==> flow/design.v <==
module ALU(
    clk,
    rst_n,
    valid,
    ready,
    mode,
    in_A,
    in_B,
    out
);
    input         clk, rst_n;
    input         valid;
    input  [1:0]  mode;  
    output        ready;
    input  [31:0] in_A, in_B;
    output [63:0] out;
    parameter IDLE = 3'd0;
    parameter MUL  = 3'd1;
    parameter DIV  = 3'd2;
    parameter AND  = 3'd3;
    parameter AVG  = 3'd4;
    parameter OUT  = 3'd5;
    reg  [ 2:0] state, state_nxt;
    reg  [ 4:0] counter, counter_nxt;
    reg  [64:0] shreg, shreg_nxt;  
    reg  [31:0] alu_in, alu_in_nxt;
    reg  [32:0] alu_out;
    reg         ready_;
    assign ready = ready_;
    assign out = shreg[63:0];
    always @(*) begin
        case(state)
            IDLE: begin
                if (valid) 
                    case (mode)
                        0 : state_nxt = MUL;
                        1 : state_nxt = DIV;
                        2 : state_nxt = AND;
                        3 : state_nxt = AVG;
                    endcase
                else state_nxt = IDLE;
            end
            MUL : state_nxt = (counter != 31) ? MUL : OUT;
            DIV : state_nxt = (counter != 31) ? DIV : OUT;
            AND : state_nxt = OUT;
            AVG : state_nxt = OUT;
            OUT : state_nxt = IDLE;
            default : state_nxt = IDLE;
        endcase
    end
    always @(*) begin
        if ((state == MUL) || (state == DIV)) counter_nxt = counter + 1; 
        else                                  counter_nxt = 0;
    end
    always @(*) begin
        case(state)
            IDLE: begin
                if (valid) alu_in_nxt = in_B;
                else       alu_in_nxt = 0;
            end
            OUT : alu_in_nxt = 0;
            default: alu_in_nxt = alu_in;
        endcase
    end
    always @(*) begin
        case (state)
            MUL : begin
                if (shreg[0]) alu_out = shreg[63:32] + alu_in;
                else          alu_out = shreg[63:32];
            end
            DIV : alu_out = shreg[64:32] - {1'b0, alu_in};
            AND : alu_out = shreg[31:0] & alu_in;
            AVG : alu_out = (shreg[31:0] + alu_in) >> 1;
            default alu_out = 0;
        endcase
    end
    always @(*) begin
        case (state)
            IDLE: begin
                if (valid) begin
                    shreg_nxt = {33'b0, in_A};
                    if (state_nxt == DIV) shreg_nxt = shreg_nxt << 1;                 
                end
                else shreg_nxt = 0;
            end
            MUL : shreg_nxt = {1'b0, alu_out, shreg[31:1]};
            DIV : begin
                if (shreg[64:32] < {1'b0, alu_in}) shreg_nxt = shreg << 1;
                else                      shreg_nxt = {alu_out[31:0], shreg[31:0], 1'b1};
                if (counter == 31) shreg_nxt = {1'b0, shreg_nxt[64:33], shreg_nxt[31:0]};
            end
            AND : shreg_nxt = {32'b0, alu_out};
            AVG : shreg_nxt = {32'b0, alu_out};
            OUT : shreg_nxt = 0;
            default : shreg_nxt = 0;
        endcase
    end
    always @(posedge clk or negedge rst_n) begin
        if (!rst_n) begin
            state   <= IDLE;
            counter <= 0;
            shreg   <= 0;
            alu_in  <= 0;
            ready_  <= 0;
        end
        else begin
            state   <= state_nxt;
            counter <= counter_nxt;
            shreg   <= shreg_nxt;
            alu_in  <= alu_in_nxt;
            ready_  <= (state_nxt == OUT) ? 1 : 0;
        end
    end
endmodule
Reports on ALU
The steps from the RTL of ALU to its reports follow in flow order.
Line numbers count from 1 in the design file above.
Not given: n/a

inputs
  top = ALU
  clock port = clk
  standard-cell library = sky130hd
  corner = tt_025C_1v80

Word-level counts
Yosys after proc, flatten, opt, wreduce and memory -nomap, before mapping. Memory bits, and registers merged into a memory's read port (data or address), are not among the register bits. Print and check cells are not counted. Equal cells are merged and count once.

storage and ports
  memory cells = 0
  register bits after elaboration = 106
  elaborated cells = 44
  bits in read-only memories = 0
  latch bits = 0
  output and inout bits = 65
  clocked read ports x word width = 0
  bits of input ports = 69
  RAM bits = 0

cells by class
  divide/modulo/power cells = 0
  multiplexer cells = 16
  bitwise logic cells = 1
  order comparisons = 1
  equality and inequality tests = 12
  add/sub/neg operators = 4
  shift-type cells = 0
  multipliers = 0
  reductions and logical operators = 5

operators by type and width
  kind                                    number
  case mux 65 bit (select 4 bit)          1
  two-way mux 65 bit                      2
  case mux 33 bit (select 3 bit)          1
  two-way mux 33 bit                      3
  adder 32 x 32 -> 33 bit                 2
  case mux 32 bit (select 2 bit)          1
  subtractor 33 x 32 -> 33 bit            1
  less-than comparator 33 x 32 -> 1 bit   1
  bitwise AND 32 bit                      1
  two-way mux 32 bit                      1
  case mux 3 bit (select 4 bit)           2
  == test 3 x 2 -> 1 bit with constant B  3
  == test 3 bit with constant B           3
  two-way mux 3 bit                       3
  adder 5 x 1 -> 5 bit with constant B    1
  == test 5 bit with constant B           1
  inequality test 5 bit with constant B   1
  two-way mux 5 bit                       1
  == test 2 bit with constant B           2
  == test 3 x 1 -> 1 bit with constant B  1
  logical NOT 3 bit                       1
  == test 2 x 1 -> 1 bit with constant B  1
  logical NOT 2 bit                       1
  nonzero test 2 bit                      1
  OR reduction 2 bit                      1
  logical OR 1 bit                        1
  two-way mux 1 bit                       1

Logic depth
Yosys ltp: most cells in a row. Word level: on the elaborated netlist, between registers, memories and ports. Mapped: between sequential cells and ports; inverters and the memories' decode and read muxes count.

depth
  word-level depth = 8
  ABC_AREA = 0
  depth in mapped cells = 15
  mapped depth without buffers = 13

Synthesis result
Yosys stat after the flow's synthesis: flattened, memories mapped to cells. It holds for the ABC_AREA given above (unset counts as 0); a run with the other value may have another netlist.
Totals and module areas in this step are rounded.

mapped netlist
  sequential part of the area = 2700 µm²
  flip-flops = 109
  mapped cells = 1536
  buffers = 160
  cell area after synthesis = 12000 µm²

cells by type
  cell type                  number  area in all (µm²)
  sky130_fd_sc_hd__dfrtp_1   108     2.7E+03
  sky130_fd_sc_hd__ha_1      97      1.21E+03
  sky130_fd_sc_hd__a21oi_1   117     585.562
  sky130_fd_sc_hd__nand2_1   143     536.765
  sky130_fd_sc_hd__buf_4     64      480.461
  sky130_fd_sc_hd__o21ai_0   91      455.437
  sky130_fd_sc_hd__nor2_1    115     431.664
  sky130_fd_sc_hd__xnor2_1   48      420.403
  sky130_fd_sc_hd__mux2_2    37      416.65
  sky130_fd_sc_hd__a222oi_1  39      390.374
  sky130_fd_sc_hd__a22o_1    42      367.853
  sky130_fd_sc_hd__clkbuf_1  86      322.81
  sky130_fd_sc_hd__mux2i_1   32      320.307
  sky130_fd_sc_hd__inv_1     71      266.506
  sky130_fd_sc_hd__a21o_1    28      210.202
  sky130_fd_sc_hd__o221ai_1  17      148.893
  sky130_fd_sc_hd__nand3_1   29      145.139
  sky130_fd_sc_hd__xor2_1    16      140.134

Other cell types: 63; their cells: 356.

Path before layout
Source: OpenSTA report_checks on the synthesized netlist (no wires, ideal clock, input and output delay 20% of the period each), path of least setup slack; recovery checks are left aside. Register names are those of the netlist, which keeps one name where synthesis merged equal registers.

path post-synthesis
  kind = input port to flip-flop
  start = in valid
  end = reg shreg[22]
  clock period = 10000 ps
  arrival time = 4273 ps
  path buffers = 2
  data required time = 9860 ps
  driving pins on the path = 9
  delay of the path = 2413 ps
  time at the first pin = 2000 ps
  slack = 5586 ps
  library setup time = 140 ps
  external input delay = 2000 ps
  synthesis period reached = 4414 ps

"delay of the path" is the arrival time less input delay plus setup time.
"driving pins on the path" counts driving pins, that of a launching flip-flop among them; a cell with two outputs on the path counts twice.
"synthesis period reached" = period - worst setup slack (recovery checks aside). The figure is calculated, with input and output delays left at 20% of the set period.
Between the ends stands the longest chain of elaborated cells between them, by number of cells; it is not shown to be the way that was timed. Of several equally long chains one is given.
A line is the first line of the expression or statement that the cell stems from. Yosys adds cells for indexed reads and writes and turns some case tables into memories.

on the way, post-synthesis
  cell sequence = sky130_fd_sc_hd__and2_1 -> sky130_fd_sc_hd__clkbuf_1 -> sky130_fd_sc_hd__and3_1 -> sky130_fd_sc_hd__or2_2 -> sky130_fd_sc_hd__nor3_1 -> sky130_fd_sc_hd__clkbuf_1 -> sky130_fd_sc_hd__mux2_2 -> sky130_fd_sc_hd__a222oi_1 -> sky130_fd_sc_hd__o21ai_0
  cells in the longest elaborated chain = 6
  elaborated cells on any way between the ends = 6
  source lines of those cells = 5
  classes of those cells = 1 x eq/ne; 5 x mux

RTL lines, path post-synthesis
  item                            RTL line  text
  start, declared                 12        input         valid;
  two-way mux 3 bit               34        if (valid)
  case mux 3 bit (select 4 bit)   32        case(state)
  == test 3 x 2 -> 1 bit          82        if (state_nxt == DIV) shreg_nxt = shreg_nxt << 1;
  two-way mux 33 bit              82
  two-way mux 33 bit              80        if (valid) begin
  case mux 65 bit (select 4 bit)  78        case (state)
  end, assigned                   102       shreg   <= 0;
  end, assigned                   109       shreg   <= shreg_nxt;
  end, declared                   25        reg  [64:0] shreg, shreg_nxt;

Worst path after layout
Path of least setup slack in the final report of entry A (OpenROAD, finished layout, wires in). Where an end is a register, its clock arrival counts in the times.
The report prints the path's times to 10 ps; the period is as set.

path post-layout
  kind = input port to flip-flop
  start = in valid
  end = reg shreg[8]
  arrival time = 5350 ps
  clock period = 10000 ps
  driving pins on the path = 11
  time at the first pin = 2000 ps
  external input delay = 2000 ps
  data required time = 10220 ps
  library setup time = 150 ps
  path buffers = 3
  slack = 4870 ps

Between the ends stands the longest chain of elaborated cells between them, by number of cells; it is not shown to be the way that was timed. Of several equally long chains one is given.

on the way, post-layout
  cell sequence = sky130_fd_sc_hd__clkdlybuf4s50_1 -> sky130_fd_sc_hd__and2_1 -> sky130_fd_sc_hd__buf_4 -> sky130_fd_sc_hd__nand2_1 -> sky130_fd_sc_hd__o21ai_0 -> sky130_fd_sc_hd__nor2_1 -> sky130_fd_sc_hd__nor3_2 -> sky130_fd_sc_hd__buf_4 -> sky130_fd_sc_hd__mux2_2 -> sky130_fd_sc_hd__a222oi_1 -> sky130_fd_sc_hd__o21ai_0
  cells in the longest elaborated chain = 6
  elaborated cells on any way between the ends = 6
  source lines of those cells = 5
  classes of those cells = 1 x eq/ne; 5 x mux

RTL lines, path post-layout
  item                            RTL line  text
  start, declared                 12        input         valid;
  two-way mux 3 bit               34        if (valid)
  case mux 3 bit (select 4 bit)   32        case(state)
  == test 3 x 2 -> 1 bit          82        if (state_nxt == DIV) shreg_nxt = shreg_nxt << 1;
  two-way mux 33 bit              82
  two-way mux 33 bit              80        if (valid) begin
  case mux 65 bit (select 4 bit)  78        case (state)
  end, assigned                   102       shreg   <= 0;
  end, assigned                   109       shreg   <= shreg_nxt;
  end, declared                   25        reg  [64:0] shreg, shreg_nxt;

Ticket comment

Flow measurements of ALU on sky130hd: 2 stored runs with different settings, listed in no order. Input and output delays are each 20% of the period that was set; the output load is 0.01 pF.
"achieved period" is the run's clock period less its worst setup slack. It is reckoned from that one timing run; input and output delays stay at 20% of the period that was set.
By "time on the worst setup path" is meant the share of the clock period that the worst setup path is allowed (20% is reserved at inputs, 20% at outputs), minus its slack. Clock arrival times at its registers enter into it.
"total power of the final layout" rests on the timing tool's default activity at the inputs, not on a simulated workload.
"time on the worst setup path" is given in steps of 10 ps.
Values from the reports are rounded here.
A setting shown as -- is not set for that run.
Results: -- = not shown.

setting or result                             entry A                  entry B
period_ns                                     10.0                     7.15
CAP_MARGIN                                    20                       40
CORE_MARGIN                                   2                        7
CORE_UTILIZATION                              40                       53
SLEW_MARGIN                                   20                       0
ABC_AREA                                      --                       1
CELL_PAD_IN_SITES_DETAIL_PLACEMENT            --                       0
CELL_PAD_IN_SITES_GLOBAL_PLACEMENT            --                       3
CORE_ASPECT_RATIO                             --                       0.88
CTS_CLUSTER_SIZE                              --                       87
GPL_ROUTABILITY_DRIVEN                        --                       0
GPL_TIMING_DRIVEN                             --                       1
MAX_ROUTING_LAYER                             --                       met5
MIN_ROUTING_LAYER                             --                       met1
PLACE_DENSITY_LB_ADDON                        --                       0.27
synthesis area (µm²)                          12000                    --
area of the die (µm²)                         32000                    --
standard-cell area of the final layout (µm²)  14000                    --
utilization of the finished layout (%)        46                       --
worst setup slack after layout (ps)           4900                     --
post-route setup TNS (ps)                     0                        --
lowest hold slack (ps)                        460                      --
total power of the final layout (mW)          4.2                      --
achieved period (ps)                          5125                     --
time on the worst setup path (ps)             3130                     --
worst setup path kind                         input port to flip-flop  --

Entry B: unfinished; error FLW-0024 in placement
